==> flow/design.v <==
module processing_fsm(clock, reset, start_signal, size, done, 
                            buf_0_write_en, buf_1_write_en, error_buf_write_en,
                            buf_0_w_data, buf_1_w_data, error_mem_w_data,
                            buf_0_r_data, buf_1_r_data, error_mem_r_data,
                            buf_0_addr, buf_1_addr, error_mem_addr, buf_sel);
    input clock;
    input reset;
    input start_signal;
    input size;
    output reg done;
    output reg buf_0_write_en;
    output reg buf_1_write_en;
    output error_buf_write_en; 
    output reg [7:0] buf_0_w_data;
    output reg [7:0] buf_1_w_data;
    output [15:0] error_mem_w_data; 
    input  [7:0] buf_0_r_data;
    input  [7:0] buf_1_r_data;
    input  [15:0] error_mem_r_data; 
    output reg [15:0] buf_0_addr;
    output reg [15:0] buf_1_addr;
    output reg [15:0] error_mem_addr; 
    output reg buf_sel;
    assign error_buf_write_en = 1'b0;
    assign error_mem_w_data = 16'b0;
    parameter PIXEL_OFFSET = 1'b1, LINE_OFFSET = 9'd256, LINE_MAX = 8'd239, PIXELS_PER_LINE = 9'd256;
    parameter MAX_ADDRESS = 18'd61439;
    parameter
        WAIT              = 5'b00000,
        LOAD_MID_ERR      = 5'b00001,
        LOAD_BTM_ERR      = 5'b00010,
        CHECK_PACKET_ERR  = 5'b00011,
        NW_PIXEL          = 5'b00100,
        NORTH_PIXEL       = 5'b00101,
        NE_PIXEL          = 5'b00110,
        WEST_PIXEL        = 5'b00111,
        EAST_PIXEL        = 5'b01000,
        SW_PIXEL          = 5'b01001,
        SOUTH_PIXEL       = 5'b01010,
        SE_PIXEL          = 5'b01011,
        MEM_WAIT_1        = 5'b01100,
        MEM_WAIT_2        = 5'b01101,
        MEM_WAIT_3        = 5'b01110,
        SUM               = 5'b01111,
        WRITE_RESULT      = 5'b10000,
        DONE              = 5'b10001;
    reg [7:0] nw_pixel;
    reg [7:0] n_pixel;
    reg [7:0] ne_pixel;
    reg [7:0] w_pixel;
    reg [7:0] e_pixel;
    reg [7:0] sw_pixel;
    reg [7:0] s_pixel;
    reg [7:0] se_pixel;
    reg init;
    reg [15:0] pixel_address;
    reg [10:0] sum; 
    reg [15:0] err_buf_top;
    reg [15:0] err_buf_mid;
    reg [15:0] err_buf_btm;
    reg [1:0] channel_count;
    reg [5:0] pixel_count;
    reg [3:0] packet_count;
    reg [7:0] line_count;
    wire [5:0] pixel_max;
    wire [3:0] packet_max;
    reg at_top;
    reg at_bottom;
    reg at_left;
    reg at_right;
    reg error_line_offset_w;
    reg error_line_offset_e;
    reg [4:0] state;
    reg from_buf_ne;
    reg from_buf_n;
    reg from_buf_nw;
    reg from_buf_w;
    reg from_buf_e;
    reg from_buf_sw;
    reg from_buf_s;
    reg from_buf_se;
    wire [4:0] packet_w = {1'b0, packet_count} - error_line_offset_w;
    wire [4:0] packet_e = {1'b0, packet_count} + error_line_offset_e;
    wire top_err_w = packet_w[4] ? 1'b0 : err_buf_top[4'd15 - packet_w[3:0]];
    wire btm_err_w = packet_w[4] ? 1'b0 : err_buf_btm[4'd15 - packet_w[3:0]];
    wire btm_err_e = packet_e[4] ? 1'b0 : err_buf_btm[4'd15 - packet_e[3:0]];
    assign pixel_max =  (size == 2'b10) ? 63 :
                        (size == 2'b01) ? 31 :
                                          15 ;
    assign packet_max = (size == 2'b10) ? 3 :
                        (size == 2'b01) ? 7 :
                                         15 ;
    always @(posedge clock, negedge reset) begin
        if(!reset) begin
            at_top <= 0;
            at_bottom <= 0;
            at_left <= 0;
            at_right <= 0;
        end
        else begin
            case(state)
                CHECK_PACKET_ERR: begin
                    if (line_count == 0) begin
                        at_top <= 1'b1;
                        at_bottom <= 1'b0;
                    end
                    else if (line_count == 239) begin
                        at_top <= 1'b0;
                        at_bottom <= 1'b1;
                    end
                    else begin 
                        at_top <= 1'b0;
                        at_bottom <= 1'b0;
                    end
                    if (pixel_count == 0 && packet_count == 0) begin
                        at_left <= 1'b1; 
                        at_right <= 1'b0;
                    end 
                    else if (pixel_count == pixel_max && packet_count == packet_max) begin
                        at_left <= 1'b0; 
                        at_right <= 1'b1;
                    end
                    else begin
                        at_left <= 1'b0; 
                        at_right <= 1'b0;
                    end
                end
                default: begin
                    at_top <= at_top;
                    at_bottom <= at_bottom;
                    at_left <= at_left;
                    at_right <= at_right;
                end
            endcase
        end 
    end
    always @(posedge clock, negedge reset) begin
        if(!reset) begin
            error_line_offset_w <= 1'b0;
            error_line_offset_e <= 1'b0;
        end
        else begin
            case(state)
                CHECK_PACKET_ERR: begin
                    if (err_buf_mid[15-packet_count] == 1) begin
                        if (pixel_count == 0) begin
                            error_line_offset_w <= 1'b1;
                            error_line_offset_e <= 1'b0;
                        end
                        else if (pixel_count == pixel_max) begin
                            error_line_offset_e <= 1'b1;
                            error_line_offset_w <= 1'b0;
                        end
                        else begin
                            error_line_offset_w <= 1'b0;
                            error_line_offset_e <= 1'b0;
                        end
                    end
                    else begin
                        error_line_offset_w <= 1'b0;
                        error_line_offset_e <= 1'b0;
                    end
                end
                default: begin
                    error_line_offset_w <= error_line_offset_w;
                    error_line_offset_e <= error_line_offset_e;
                end
            endcase
        end
    end
    always @(posedge clock, negedge reset) begin
        if(!reset) begin
            pixel_address <= 0;
        end
        else begin
            case(state)
                WAIT: begin
                    pixel_address <= 0;
                end
                CHECK_PACKET_ERR: begin
                    pixel_address <= line_count * PIXELS_PER_LINE + 
                                     packet_count * (pixel_max + 1) + 
                                     pixel_count;
                end
                default: begin
                    pixel_address <= pixel_address;
                end
            endcase
        end 
    end
    always @(posedge clock, negedge reset) begin
        if(!reset) begin
            nw_pixel <= 0;
            n_pixel <= 0;
            ne_pixel <= 0;
            w_pixel <= 0;
            e_pixel <= 0;
            sw_pixel <= 0;
            s_pixel <= 0;
            se_pixel <= 0;
        end
        else begin
            case(state)
                WEST_PIXEL: begin
                    if (from_buf_nw) begin
                        nw_pixel <= buf_1_r_data;
                    end
                    else begin
                        nw_pixel <= buf_0_r_data;
                    end
                end
                EAST_PIXEL: begin
                    if (from_buf_n) begin
                        n_pixel <= buf_1_r_data;
                    end
                    else begin
                        n_pixel <= buf_0_r_data;
                    end
                end
                SW_PIXEL: begin
                    if (from_buf_ne) begin
                        ne_pixel <= buf_1_r_data;
                    end
                    else begin
                        ne_pixel <= buf_0_r_data;
                    end
                end
                SOUTH_PIXEL: begin
                    if (from_buf_w) begin
                        w_pixel <= buf_1_r_data;
                    end
                    else begin
                        w_pixel <= buf_0_r_data;
                    end
                end
                SE_PIXEL: begin
                    if (from_buf_e) begin
                        e_pixel <= buf_1_r_data;
                    end
                    else begin
                        e_pixel <= buf_0_r_data;
                    end
                end
                MEM_WAIT_1: begin
                    if (from_buf_sw) begin
                        sw_pixel <= buf_1_r_data;
                    end
                    else begin
                        sw_pixel <= buf_0_r_data;
                    end
                end
                MEM_WAIT_2: begin
                    if (from_buf_s) begin
                        s_pixel <= buf_1_r_data;
                    end
                    else begin
                        s_pixel <= buf_0_r_data;
                    end
                end
                MEM_WAIT_3: begin
                    if (from_buf_se) begin
                        se_pixel <= buf_1_r_data;
                    end
                    else begin
                        se_pixel <= buf_0_r_data;
                    end
                end
                default: begin
                    nw_pixel <= nw_pixel;
                    n_pixel <= n_pixel;
                    ne_pixel <= ne_pixel;
                    w_pixel <= w_pixel;
                    e_pixel <= e_pixel;
                    sw_pixel <= sw_pixel;
                    s_pixel <= s_pixel;
                    se_pixel <= se_pixel;
                end
            endcase
        end
    end
    always @(posedge clock, negedge reset) begin
        if(!reset) begin
            sum <= 0;
        end
        else begin
            case(state)
                SUM: begin
                    if (at_top && at_left) begin
                        sum <= (e_pixel + e_pixel + se_pixel + se_pixel + s_pixel + s_pixel + e_pixel + s_pixel) >> 3;
                    end
                    else if (at_top && at_right) begin
                        sum <= (w_pixel + w_pixel + sw_pixel + sw_pixel + s_pixel + s_pixel + w_pixel + s_pixel) >> 3;
                    end
                    else if (at_top) begin
                        sum <= (w_pixel + w_pixel + sw_pixel + s_pixel + s_pixel + se_pixel + e_pixel + e_pixel) >> 3;
                    end
                    else if (at_bottom && at_left) begin
                        sum <= (n_pixel + n_pixel + ne_pixel + ne_pixel + e_pixel + e_pixel + n_pixel + e_pixel) >> 3;
                    end
                    else if (at_bottom && at_right) begin
                        sum <= (w_pixel + w_pixel + nw_pixel + nw_pixel + n_pixel + n_pixel + w_pixel + n_pixel) >> 3;
                    end
                    else if (at_left) begin
                        sum <= (n_pixel + n_pixel + ne_pixel + e_pixel + e_pixel + se_pixel + s_pixel + s_pixel) >> 3;
                    end
                    else if (at_right) begin
                        sum <= (n_pixel + n_pixel + nw_pixel + w_pixel + w_pixel + sw_pixel + s_pixel + s_pixel) >> 3;
                    end
                    else if (at_bottom) begin
                        sum <= (w_pixel + nw_pixel + n_pixel + ne_pixel + e_pixel + w_pixel + n_pixel + e_pixel) >> 3; 
                    end
                    else begin
                        sum <= (nw_pixel + n_pixel + ne_pixel + w_pixel + e_pixel + sw_pixel + s_pixel + se_pixel) >> 3; 
                    end
                end
                default: begin
                    sum <= sum;
                end
            endcase
        end
    end
    always @(posedge clock, negedge reset) begin
        if(!reset) begin
            line_count <= 0;
            packet_count <= 0;
            pixel_count <= 0;
        end
        else begin
            case(state)
                WAIT: begin
                    pixel_count <= 0;
                    packet_count <= 0;
                    line_count <= 0;
                end
                CHECK_PACKET_ERR: begin
                    if(err_buf_mid[15-packet_count] == 1) begin
                        pixel_count <= pixel_count;
                        packet_count <= packet_count;
                        line_count <= line_count;
                    end
                    else begin
                        if (packet_count == packet_max) begin
                            if (line_count == LINE_MAX) begin
                                pixel_count <= 0;
                                packet_count <= 0;
                                line_count <= 0;
                            end
                            else begin
                                pixel_count <= 0;
                                packet_count <= 0;
                                line_count <= line_count + 1;
                            end
                        end
                        else begin
                            pixel_count <= 0;
                            packet_count <= packet_count + 1;
                            line_count <= line_count;
                        end
                    end
                end
                WRITE_RESULT: begin
                        if (pixel_count == pixel_max) begin
                            pixel_count <= 0;
                            if (packet_count == packet_max) begin
                                packet_count <= 0;
                                if(line_count == LINE_MAX) begin
                                    line_count <= 0;
                                end
                                else begin
                                    line_count <= line_count + 1;
                                end
                            end
                            else begin
                                packet_count <= packet_count + 1;
                                line_count <= line_count;
                            end
                        end
                        else begin
                            pixel_count <= pixel_count + 1;
                            packet_count <= packet_count;
                            line_count <= line_count;
                        end
                    end
                DONE: begin
                    line_count <= 0;
                    packet_count <= 0;
                    pixel_count <= 0;
                end
                default: begin
                    line_count <= line_count;
                    packet_count <= packet_count;
                    pixel_count <= pixel_count;
                end
            endcase
        end
    end
    always @(posedge clock, negedge reset)
    begin
        if(!reset) begin
            buf_0_w_data <= 0;
            buf_0_write_en <= 0;
            buf_1_w_data <= 0;
            buf_1_write_en <= 0;
        end
        else begin
            case(state)
                WRITE_RESULT: begin
                    if (buf_sel) begin
                        buf_1_w_data <= sum;
                        buf_1_write_en <= 1;
                    end
                    else begin
                        buf_0_w_data <= sum;
                        buf_0_write_en <= 1;
                    end
                end
                default: begin
                    buf_0_w_data <= buf_0_w_data;
                    buf_0_write_en <= 0;
                    buf_1_w_data <= buf_1_w_data;
                    buf_1_write_en <= 0;
                end
            endcase
        end
    end
    always @(posedge clock, negedge reset) begin
        if(!reset) begin
            buf_sel <= 0;
            done <= 0;
        end
        else begin
            case(state)
                DONE: begin
                    buf_sel <= ~buf_sel;
                    done <= 1;
                end
                default: begin
                    buf_sel <= buf_sel;
                    done <= 0;
                end
            endcase
        end
    end
    always @(posedge clock, negedge reset) begin
        if(!reset) begin
            buf_0_addr <= 16'b0;
            buf_1_addr <= 16'b0;
            from_buf_nw <= 1'b0;
            from_buf_n <= 1'b0;
            from_buf_ne <= 1'b0;
            from_buf_w <= 1'b0;
            from_buf_e <= 1'b0;
            from_buf_sw <= 1'b0;
            from_buf_s <= 1'b0;
            from_buf_se <= 1'b0;
        end
        else begin
            case(state)
                NW_PIXEL: begin
                    if (buf_sel == 0) begin
                        if (top_err_w) begin
                            buf_0_addr <= buf_0_addr;
                            buf_1_addr <= pixel_address - PIXEL_OFFSET - LINE_OFFSET;
                            from_buf_nw <= 1'b1;
                        end 
                        else begin
                            buf_0_addr <= pixel_address - PIXEL_OFFSET - LINE_OFFSET;
                            buf_1_addr <= buf_1_addr;
                            from_buf_nw <= 1'b0;
                        end
                    end
                    else begin
                        if (top_err_w) begin
                            buf_0_addr <= pixel_address - PIXEL_OFFSET - LINE_OFFSET;
                            buf_1_addr <= buf_1_addr;
                            from_buf_nw <= 1'b0;
                        end 
                        else begin
                            buf_1_addr <= pixel_address - PIXEL_OFFSET - LINE_OFFSET;
                            buf_0_addr <= buf_0_addr;
                            from_buf_nw <= 1'b1;
                        end
                    end
                end
                NORTH_PIXEL: begin
                    if (buf_sel == 0) begin
                        if (err_buf_top[15-packet_count]) begin
                            buf_1_addr <= pixel_address - LINE_OFFSET;
                            buf_0_addr <= buf_0_addr;
                            from_buf_n <= 1'b1;
                        end 
                        else begin
                            buf_0_addr <= pixel_address - LINE_OFFSET;
                            buf_1_addr <= buf_1_addr;
                            from_buf_n <= 1'b0;
                        end
                    end
                    else begin
                        if (err_buf_top[15-packet_count]) begin
                            buf_0_addr <= pixel_address - LINE_OFFSET;
                            buf_1_addr <= buf_1_addr;
                            from_buf_n <= 1'b0;
                        end 
                        else begin
                            buf_1_addr <= pixel_address - LINE_OFFSET;
                            buf_0_addr <= buf_0_addr;
                            from_buf_n <= 1'b1;
                        end
                    end
                end
                NE_PIXEL: begin
                    if (buf_sel == 0) begin
                        if (top_err_w) begin
                            buf_1_addr <= pixel_address + PIXEL_OFFSET - LINE_OFFSET;
                            buf_0_addr <= buf_0_addr;
                            from_buf_ne <= 1'b1;
                        end 
                        else begin
                            buf_0_addr <= pixel_address + PIXEL_OFFSET - LINE_OFFSET;
                            buf_1_addr <= buf_1_addr;
                            from_buf_ne <= 1'b0;
                        end
                    end
                    else begin
                        if (top_err_w) begin
                            buf_0_addr <= pixel_address + PIXEL_OFFSET - LINE_OFFSET;
                            buf_1_addr <= buf_1_addr;
                            from_buf_ne <= 1'b0;
                        end 
                        else begin
                            buf_1_addr <= pixel_address + PIXEL_OFFSET - LINE_OFFSET;
                            buf_0_addr <= buf_0_addr;
                            from_buf_ne <= 1'b1;
                        end
                    end
                end
                WEST_PIXEL: begin
                    if (buf_sel == 0) begin
                        buf_1_addr <= pixel_address - PIXEL_OFFSET;
                        buf_0_addr <= buf_0_addr;
                        from_buf_w <= 1'b1;
                    end
                    else begin
                        buf_0_addr <= pixel_address - PIXEL_OFFSET;
                        buf_1_addr <= buf_1_addr;
                        from_buf_w <= 1'b0;
                    end
                end
                EAST_PIXEL: begin
                    if (buf_sel == 0) begin
                        buf_1_addr <= pixel_address + PIXEL_OFFSET;
                        buf_0_addr <= buf_1_addr;
                        from_buf_e <= 1'b1;
                    end
                    else begin
                        buf_0_addr <= pixel_address + PIXEL_OFFSET;
                        buf_1_addr <= buf_1_addr;
                        from_buf_e <= 1'b0;
                    end
                end
                SW_PIXEL: begin
                    if (buf_sel == 0) begin
                        if (btm_err_w) begin
                            buf_1_addr <= pixel_address - PIXEL_OFFSET + LINE_OFFSET;
                            buf_0_addr <= buf_0_addr;
                            from_buf_sw <= 1'b1;
                        end 
                        else begin
                            buf_0_addr <= pixel_address - PIXEL_OFFSET + LINE_OFFSET;
                            buf_1_addr <= buf_1_addr;
                            from_buf_sw <= 1'b0;
                        end
                    end
                    else begin
                        if (btm_err_w) begin
                            buf_0_addr <= pixel_address - PIXEL_OFFSET + LINE_OFFSET;
                            buf_1_addr <= buf_1_addr;
                            from_buf_sw <= 1'b0;
                        end 
                        else begin
                            buf_1_addr <= pixel_address - PIXEL_OFFSET + LINE_OFFSET;
                            buf_0_addr <= buf_0_addr;
                            from_buf_sw <= 1'b1;
                        end
                    end
                end
                SOUTH_PIXEL: begin
                    if (buf_sel == 0) begin
                        if (err_buf_btm[15-packet_count]) begin
                            buf_1_addr <= pixel_address + LINE_OFFSET;
                            buf_0_addr <= buf_0_addr;
                            from_buf_s <= 1'b1;
                        end 
                        else begin
                            buf_0_addr <= pixel_address + LINE_OFFSET;
                            buf_1_addr <= buf_1_addr;
                            from_buf_s <= 1'b0;
                        end
                    end
                    else begin
                        if (err_buf_btm[15-packet_count]) begin
                            buf_0_addr <= pixel_address + LINE_OFFSET;
                            buf_1_addr <= buf_1_addr;
                            from_buf_s <= 1'b0;
                        end 
                        else begin
                            buf_1_addr <= pixel_address + LINE_OFFSET;
                            buf_0_addr <= buf_0_addr;
                            from_buf_s <= 1'b1;
                        end
                    end
                end
                SE_PIXEL: begin
                    if (buf_sel == 0) begin
                        if (btm_err_e) begin
                            buf_1_addr <= pixel_address + PIXEL_OFFSET + LINE_OFFSET;
                            buf_0_addr <= buf_0_addr;
                            from_buf_se <= 1'b1;
                        end 
                        else begin
                            buf_0_addr <= pixel_address + PIXEL_OFFSET + LINE_OFFSET;
                            buf_1_addr <= buf_1_addr;
                            from_buf_se <= 1'b0;
                        end
                    end
                    else begin
                        if (btm_err_e) begin
                            buf_0_addr <= pixel_address + PIXEL_OFFSET + LINE_OFFSET;
                            buf_1_addr <= buf_1_addr;
                            from_buf_se <= 1'b0;
                        end 
                        else begin
                            buf_1_addr <= pixel_address + PIXEL_OFFSET + LINE_OFFSET;
                            buf_0_addr <= buf_0_addr;
                            from_buf_se <= 1'b1;
                        end
                    end
                end
                default: begin
                    buf_0_addr <= buf_0_addr;
                    buf_1_addr <= buf_1_addr;
                    from_buf_nw <= from_buf_nw;
                    from_buf_n <= from_buf_n;
                    from_buf_ne <= from_buf_ne;
                    from_buf_w <= from_buf_w;
                    from_buf_e <= from_buf_e;
                    from_buf_sw <= from_buf_sw;
                    from_buf_s <= from_buf_s;
                    from_buf_se <= from_buf_se;
                end
            endcase
        end
    end
    always @(posedge clock, negedge reset)
    begin
        if(!reset) begin
            init <= 1'b1;
            err_buf_top <= 16'b0;
            err_buf_mid <= 16'b0;
            err_buf_btm <= 16'b0;
            error_mem_addr <= 16'b0;
        end
        else begin
            case(state)
                WAIT: begin
                    init <= 1'b1;
                    err_buf_top <= 16'b0;
                    err_buf_mid <= error_mem_r_data;
                    err_buf_btm <= 16'b0;
                    if (start_signal) begin
                        error_mem_addr <= 16'b1;
                    end
                    else begin
                        error_mem_addr <= 16'b0;
                    end
                end
                LOAD_MID_ERR: begin
                    init <= 1'b1;
                    err_buf_top <= err_buf_top;
                    err_buf_mid <= err_buf_mid;
                    err_buf_btm <= err_buf_btm;
                    error_mem_addr <= 16'b01;
                end
                LOAD_BTM_ERR: begin
                    init <= 1'b0;
                    if (init == 1'b1) begin
                        err_buf_top <= err_buf_top;
                        err_buf_mid <= err_buf_mid;
                        err_buf_btm <= err_buf_btm;
                        error_mem_addr <= error_mem_addr;
                    end
                    else begin
                        err_buf_top <= err_buf_mid;
                        err_buf_mid <= err_buf_btm;
                        err_buf_btm <= err_buf_btm;
                        error_mem_addr <= error_mem_addr;
                    end
                end
                CHECK_PACKET_ERR: begin
                    err_buf_top <= err_buf_top;
                    err_buf_mid <= err_buf_mid;
                    err_buf_btm <= error_mem_r_data;
                    error_mem_addr <= line_count + 1'b1;
                end
                default: begin
                    err_buf_top <= err_buf_top;
                    err_buf_mid <= err_buf_mid;
                    err_buf_btm <= err_buf_btm;
                    error_mem_addr <= error_mem_addr;
                end
            endcase
        end
    end
    always @ (posedge clock, negedge reset) begin
        if(!reset) begin
            state <= WAIT;
        end
        else begin
            case(state)
                WAIT: begin
                    if(start_signal) begin
                        state <= LOAD_MID_ERR;
                    end
                    else begin
                        state <= WAIT;
                    end
                end
                LOAD_MID_ERR: begin
                    state <= LOAD_BTM_ERR;
                end
                LOAD_BTM_ERR: begin
                    state <= CHECK_PACKET_ERR;
                end
                CHECK_PACKET_ERR: begin
                    if (err_buf_mid[15-packet_count] == 1'b1) begin
                        state <= NW_PIXEL;
                    end
                    else begin
                        if (packet_count == packet_max) begin
                            if (line_count == LINE_MAX) begin
                                state <= DONE;
                            end
                            else begin
                                state <= LOAD_BTM_ERR;
                            end
                        end
                        else begin
                            state <= CHECK_PACKET_ERR;
                        end
                    end
                end
                NW_PIXEL: begin
                    state <= NORTH_PIXEL;
                end
                NORTH_PIXEL: begin
                    state <= NE_PIXEL;
                end
                NE_PIXEL: begin
                    state <= WEST_PIXEL;
                end
                WEST_PIXEL: begin
                    state <= EAST_PIXEL;
                end 
                EAST_PIXEL: begin
                    state <= SW_PIXEL;
                end
                SW_PIXEL: begin
                    state <= SOUTH_PIXEL;
                end
                SOUTH_PIXEL: begin
                    state <= SE_PIXEL;
                end
                SE_PIXEL: begin
                    state <= MEM_WAIT_1;
                end
                MEM_WAIT_1: begin
                    state <= MEM_WAIT_2;
                end
                MEM_WAIT_2: begin
                    state <= MEM_WAIT_3;
                end
                MEM_WAIT_3: begin
                    state <= SUM;
                end
                SUM: begin
                    state <= WRITE_RESULT;
                end
                WRITE_RESULT: begin
                    if (pixel_count == pixel_max) begin
                        if (packet_count == packet_max) begin
                            if(line_count == LINE_MAX) begin
                                state <= DONE;
                            end
                            else begin
                                state <= LOAD_BTM_ERR;
                            end
                        end
                        else begin
                            state <= CHECK_PACKET_ERR;
                        end
                    end
                    else begin
                        state <= CHECK_PACKET_ERR;
                    end
                end
                DONE: begin
                    state <= WAIT;
                end 
            endcase
        end
    end
endmodule
* From RTL to reports: processing_fsm
Module processing_fsm before and after one edit of its RTL, step after step. Lines under "unedited" count in the file above, lines under "edited" in the edited file. "difference": "edited" minus "unedited" as printed here. Operators: Yosys type, input widths -> output width; for muxes data width and select width s. Cell names lack the library's common part. A cell with -- has no value.
Design: design top processing_fsm, clock input clock, standard-cell library sky130hd, corner tt_025C_1v80

* Diff
Unified diff, file above to edited file. A script made this edit. It changes what the design does and was not meant as an optimisation.
begin of diff
@@ -302,5 +302,5 @@
                     end
                     else if (at_left) begin
-                        sum <= (n_pixel + n_pixel + ne_pixel + e_pixel + e_pixel + se_pixel + s_pixel + s_pixel) >> 3;
+                        sum <= (n_pixel + n_pixel + ne_pixel + e_pixel + e_pixel + se_pixel + s_pixel | s_pixel) >> 3;
                     end
                     else if (at_right) begin
end of diff

* Word-level counts
Counts by Yosys on the flattened word-level netlist (proc, flatten, opt, wreduce; memories kept). Register bits leave out memories and registers merged into their read ports (data or address). Print and check cells are left out.
Storage and ports:
- bits in registers | unedited 242, edited 242, difference 0
- output and inout port bits | unedited 85, edited 85, difference 0
Operators by class:
- multiply operators | unedited 1, edited 1, difference 0
- bitwise gates (word level) | unedited 1, edited 2, difference +1
- mux-type cells | unedited 110, edited 110, difference 0
- reductions and logical operators | unedited 26, edited 26, difference 0
- shift-type cells | unedited 6, edited 6, difference 0
- equal/unequal tests | unedited 52, edited 52, difference 0
- add/subtract/negate cells | unedited 77, edited 76, difference -1
Operator list:
- $add 11x8->11 | unedited 42, edited 41, difference -1
- $or 11x8->11 | unedited 0, edited 1, difference +1
- $mux 1 | unedited 37, edited 37, difference 0
- $mux 16 | unedited 30, edited 30, difference 0
- $ne 3x3->1 const B | unedited 24, edited 24, difference 0
- $mux 8 | unedited 20, edited 20, difference 0
- $eq 5x4->1 const B | unedited 8, edited 8, difference 0
- $ne 2x2->1 const B | unedited 8, edited 8, difference 0
- $logic_and 1x1->1 | unedited 6, edited 6, difference 0
- $add 10x8->11 | unedited 5, edited 5, difference 0
- $add 8x8->9 | unedited 5, edited 5, difference 0
- $add 9x8->10 | unedited 5, edited 5, difference 0
- $mux 5 | unedited 5, edited 5, difference 0
- $eq 5x3->1 const B | unedited 4, edited 4, difference 0
- $mux 4 | unedited 4, edited 4, difference 0
- $pmux 16 s2 | unedited 4, edited 4, difference 0
- $reduce_and 2->1 | unedited 4, edited 4, difference 0
- $add 16x9->16 const B | unedited 3, edited 3, difference 0
- $reduce_bool 2->1 | unedited 3, edited 3, difference 0
- $shiftx 16x4->1 | unedited 3, edited 3, difference 0
- $shiftx 16x5->1 | unedited 3, edited 3, difference 0
- $sub 16x9->16 const B | unedited 3, edited 3, difference 0
- $eq 5x2->1 const B | unedited 2, edited 2, difference 0
- $eq 5x5->1 const B | unedited 2, edited 2, difference 0
- $mux 6 | unedited 2, edited 2, difference 0
- $pmux 16 s8 | unedited 2, edited 2, difference 0
- $reduce_bool 3->1 | unedited 2, edited 2, difference 0
- $reduce_or 2->1 | unedited 2, edited 2, difference 0
The list need not be complete.

* Logic depth
Depth = most cells in a row (Yosys ltp): at word level without a register or memory, in the mapped netlist without a sequential cell, where the memories' decode and read muxes count.
Logic depth:
- depth in word-level cells | unedited 15, edited 15, difference 0
- ABC_AREA | unedited 0, edited 0
- depth in mapped cells | unedited 20, edited 22, difference +2

* After synthesis
Source: synth_stat.txt of the flow (Yosys; design flattened, memories mapped). It holds for the ABC_AREA given above (unset counts as 0); a run with the other value may have another netlist.
Mapped netlist:
- cell count | unedited 2352, edited 2340, difference -12
- sequential part of the area (um^2) | unedited 6208.5, edited 6208.5, difference 0.0
- buffers | unedited 152, edited 140, difference -12
- flip-flops | unedited 248, edited 248, difference 0
- chip area (Yosys) (um^2) | unedited 23022.1, edited 23029.6, difference +7.5
Cells by type:
- xnor2_1 | unedited 73, edited 99, difference +26
- nor2_1 | unedited 151, edited 169, difference +18
- o21ai_0 | unedited 102, edited 120, difference +18
- nand2_1 | unedited 152, edited 137, difference -15
- clkbuf_1 | unedited 89, edited 76, difference -13
- a211oi_1 | unedited 19, edited 6, difference -13
- buf_2 | unedited 16, edited 6, difference -10
- buf_6 | unedited 1, edited 10, difference +9
- or3_1 | unedited 11, edited 3, difference -8
- xor2_1 | unedited 55, edited 48, difference -7
- fa_1 | unedited 207, edited 213, difference +6
- mux2i_1 | unedited 114, edited 108, difference -6
- nor2b_1 | unedited 16, edited 22, difference +6
- o211ai_1 | unedited 13, edited 7, difference -6
- nor3_1 | unedited 28, edited 33, difference +5
- buf_1 | unedited 15, edited 20, difference +5
- or2_2 | unedited 9, edited 4, difference -5
- a22oi_1 | unedited 5, edited 10, difference +5
The list need not be complete.

* Worst setup path after synthesis
Path of least setup slack by OpenSTA after synthesis, without wires, with an ideal clock, recovery checks aside; 20% of the period is set as input and as output delay. Where synthesis merged equal registers, the netlist keeps one of their names.
Path after synthesis:
- path kind | unedited reg2reg, edited reg2reg
- start point | unedited register w_pixel[3], edited register e_pixel[3]
- end point | unedited register sum[3], edited register sum[5]
- period (ns) | unedited 7.0, edited 7.0, difference 0.0
- delay of the path (ns) | unedited 5.037, edited 5.165, difference +0.128
- setup slack (ns) | unedited 1.963, edited 1.835, difference -0.128
- buffers on the path | unedited 0, edited 0, difference 0
- data required time (ns) | unedited 6.875, edited 6.917, difference +0.042
- arrival (ns) | unedited 4.912, edited 5.082, difference +0.170
- driving pins on the path | unedited 16, edited 18, difference +2
- time at the first pin (ns) | unedited 0.000, edited 0.000, difference 0.000
- synthesis period reached (ns) | unedited 5.037, edited 5.165, difference +0.128
"delay of the path" is the arrival time less input delay plus setup time. "driving pins on the path": output pins that drive a net of the path, with the launching flip-flop's if there is one; two outputs of one cell count as two. "synthesis period reached" = period - worst setup slack (recovery checks aside). The figure is calculated, with input and output delays left at 20% of the set period. The rows between start and end are the longest chain of elaborated cells between them; the timing report does not say that the signal goes this way. Where chains are equally long, one stands for them. A line is the first line of the expression or statement that the cell stems from. Yosys adds cells for indexed reads and writes and turns some case tables into memories. At most two assigning lines are given for a register; there are more.
On the way, after synthesis, unedited: path through dfrtp_1 > inv_1 > fa_1 > inv_1 > fa_1 > fa_1 > inv_1 > fa_1 > inv_1 > fa_1 > a21o_1 > a21oi_1 > xnor2_1 > mux4_2 > mux4_2 > mux2_2, length of the longest elaborated chain 15
Ends and longest elaborated chain, after synthesis, unedited:
- start: declaration | line 50 | reg [7:0] w_pixel;
- start: assignment | line 230 | w_pixel <= buf_1_r_data;
- start: assignment | line 233 | w_pixel <= buf_0_r_data;
- $add 8x8->9 | line 310 | sum <= (w_pixel + nw_pixel + n_pixel + ne_pixel + e_pixel + w_pixel + n_pixel + e_pixel) >> 3;
- $add 9x8->10 | line 310
- $add 10x8->11 | line 310
- $add 11x8->11 x4 | line 310
- $mux 8 | line 309 | else if (at_bottom) begin
- $mux 8 | line 306 | else if (at_right) begin
- $mux 8 | line 303 | else if (at_left) begin
- $mux 8 | line 300 | else if (at_bottom && at_right) begin
- $mux 8 | line 297 | else if (at_bottom && at_left) begin
- $mux 8 | line 294 | else if (at_top) begin
- $mux 8 | line 291 | else if (at_top && at_right) begin
- $mux 8 | line 288 | if (at_top && at_left) begin
- end: assignment | line 289 | sum <= (e_pixel + e_pixel + se_pixel + se_pixel + s_pixel + s_pixel + e_pixel + s_pixel) >> 3;
- end: assignment | line 292 | sum <= (w_pixel + w_pixel + sw_pixel + sw_pixel + s_pixel + s_pixel + w_pixel + s_pixel) >> 3;
On the way, after synthesis, edited: path through dfrtp_1 > inv_1 > fa_1 > inv_1 > fa_1 > fa_1 > inv_1 > fa_1 > inv_1 > fa_1 > a21o_1 > a21oi_1 > o21bai_1 > a21oi_1 > xor2_1 > mux4_2 > mux4_2 > o21ai_0, length of the longest elaborated chain 12
Ends and longest elaborated chain, after synthesis, edited:
- start: declaration | line 51 | reg [7:0] e_pixel;
- start: assignment | line 238 | e_pixel <= buf_1_r_data;
- start: assignment | line 241 | e_pixel <= buf_0_r_data;
- $add 11x8->11 x4 | line 313 | sum <= (nw_pixel + n_pixel + ne_pixel + w_pixel + e_pixel + sw_pixel + s_pixel + se_pixel) >> 3;
- $mux 8 | line 309 | else if (at_bottom) begin
- $mux 8 | line 306 | else if (at_right) begin
- $mux 8 | line 303 | else if (at_left) begin
- $mux 8 | line 300 | else if (at_bottom && at_right) begin
- $mux 8 | line 297 | else if (at_bottom && at_left) begin
- $mux 8 | line 294 | else if (at_top) begin
- $mux 8 | line 291 | else if (at_top && at_right) begin
- $mux 8 | line 288 | if (at_top && at_left) begin
- end: assignment | line 289 | sum <= (e_pixel + e_pixel + se_pixel + se_pixel + s_pixel + s_pixel + e_pixel + s_pixel) >> 3;
- end: assignment | line 292 | sum <= (w_pixel + w_pixel + sw_pixel + sw_pixel + s_pixel + s_pixel + w_pixel + s_pixel) >> 3;

* Worst path after layout
From the final timing report of each run of set A: the path of least setup slack in the routed layout; clock arrival at registers is part of the times.
Path post-layout:
- path kind | unedited reg2reg, edited reg2reg
- start point | unedited register ne_pixel[2], edited register ne_pixel[3]
- end point | unedited register sum[3], edited register sum[5]
- period (ns) | unedited 5.51, edited 5.51, difference 0.00
- driving pins on the path | unedited 16, edited 18, difference +2
- setup slack (ns) | unedited 0.26, edited 0.31, difference +0.05
- time at the first pin (ns) | unedited 0.61, edited 0.57, difference -0.04
- arrival (ns) | unedited 5.74, edited 5.71, difference -0.03
- buffers on the path | unedited 0, edited 0, difference 0
- data required time (ns) | unedited 6.00, edited 6.01, difference +0.01
The rows between start and end are the longest chain of elaborated cells between them; the timing report does not say that the signal goes this way. Where chains are equally long, one stands for them. At most two assigning lines are given for a register; there are more.
On the way, post-layout, unedited: path through dfrtp_1 > inv_1 > fa_1 > inv_1 > fa_1 > fa_1 > inv_1 > fa_1 > nor2_1 > fa_1 > a21o_1 > a21oi_1 > xnor2_1 > mux4_2 > mux4_2 > mux2_2, length of the longest elaborated chain 14
Ends and longest elaborated chain, post-layout, unedited:
- start: declaration | line 49 | reg [7:0] ne_pixel;
- start: assignment | line 222 | ne_pixel <= buf_1_r_data;
- start: assignment | line 225 | ne_pixel <= buf_0_r_data;
- $add 9x8->10 | line 313 | sum <= (nw_pixel + n_pixel + ne_pixel + w_pixel + e_pixel + sw_pixel + s_pixel + se_pixel) >> 3;
- $add 10x8->11 | line 313
- $add 11x8->11 x4 | line 313
- $mux 8 | line 309 | else if (at_bottom) begin
- $mux 8 | line 306 | else if (at_right) begin
- $mux 8 | line 303 | else if (at_left) begin
- $mux 8 | line 300 | else if (at_bottom && at_right) begin
- $mux 8 | line 297 | else if (at_bottom && at_left) begin
- $mux 8 | line 294 | else if (at_top) begin
- $mux 8 | line 291 | else if (at_top && at_right) begin
- $mux 8 | line 288 | if (at_top && at_left) begin
- end: assignment | line 289 | sum <= (e_pixel + e_pixel + se_pixel + se_pixel + s_pixel + s_pixel + e_pixel + s_pixel) >> 3;
- end: assignment | line 292 | sum <= (w_pixel + w_pixel + sw_pixel + sw_pixel + s_pixel + s_pixel + w_pixel + s_pixel) >> 3;
On the way, post-layout, edited: path through dfrtp_1 > inv_1 > fa_1 > inv_1 > fa_1 > fa_1 > inv_1 > fa_1 > inv_1 > fa_1 > a21o_1 > a21oi_1 > o21bai_1 > a21oi_2 > xor2_1 > mux4_2 > mux4_2 > o21ai_0, length of the longest elaborated chain 14
Ends and longest elaborated chain, post-layout, edited:
- start: declaration | line 49 | reg [7:0] ne_pixel;
- start: assignment | line 222 | ne_pixel <= buf_1_r_data;
- start: assignment | line 225 | ne_pixel <= buf_0_r_data;
- $add 9x8->10 | line 313 | sum <= (nw_pixel + n_pixel + ne_pixel + w_pixel + e_pixel + sw_pixel + s_pixel + se_pixel) >> 3;
- $add 10x8->11 | line 313
- $add 11x8->11 x4 | line 313
- $mux 8 | line 309 | else if (at_bottom) begin
- $mux 8 | line 306 | else if (at_right) begin
- $mux 8 | line 303 | else if (at_left) begin
- $mux 8 | line 300 | else if (at_bottom && at_right) begin
- $mux 8 | line 297 | else if (at_bottom && at_left) begin
- $mux 8 | line 294 | else if (at_top) begin
- $mux 8 | line 291 | else if (at_top && at_right) begin
- $mux 8 | line 288 | if (at_top && at_left) begin
- end: assignment | line 289 | sum <= (e_pixel + e_pixel + se_pixel + se_pixel + s_pixel + s_pixel + e_pixel + s_pixel) >> 3;
- end: assignment | line 292 | sum <= (w_pixel + w_pixel + sw_pixel + sw_pixel + s_pixel + s_pixel + w_pixel + s_pixel) >> 3;

* Flow runs
Both versions went through the flow (Yosys, OpenROAD) with the same settings in each pair. Constraints: input delay and output delay 20% of the set period each, output load 0.01 pF.
Flow settings, set A: CORE_UTILIZATION 40, period_ns 5.51, CAP_MARGIN 20, CORE_MARGIN 2, SLEW_MARGIN 20
Measured results, set A:
- setup slack of the worst path (ns) | unedited 0.258, edited 0.306, difference +0.048
- period reached (ns) | unedited 5.252, edited 5.204, difference -0.048
- die area (um^2) | unedited 59489.6, edited 59509.2, difference +19.6
- utilization in the final report (%) | unedited 45.7, edited 45.6, difference -0.1
- post-route setup TNS (ns) | unedited 0.000, edited 0.000, difference 0.000
- chip area in the Yosys report (um^2) | unedited 23022.1, edited 23029.6, difference +7.5
Flow settings, set B: ABC_AREA 1, CORE_ASPECT_RATIO 1.32, CORE_UTILIZATION 36, PLACE_DENSITY 0.41, TNS_END_PERCENT 35, period_ns 6.25, CAP_MARGIN 20, CORE_MARGIN 2, SLEW_MARGIN 20
Measured results, set B:
- setup slack of the worst path (ns) | unedited 1.336, edited 1.080, difference -0.256
- period reached (ns) | unedited 4.914, edited 5.170, difference +0.256
- die area (um^2) | unedited 67110.5, edited 65920.0, difference -1190.5
- utilization in the final report (%) | unedited 40.7, edited 40.6, difference -0.1
- post-route setup TNS (ns) | unedited 0.000, edited 0.000, difference 0.000
- chip area in the Yosys report (um^2) | unedited 23412.5, edited 22990.8, difference -421.7
By "period reached" is meant the clock period of the run minus its worst setup slack. This is arithmetic on one report: input and output delays are still those of the set period (20% each).
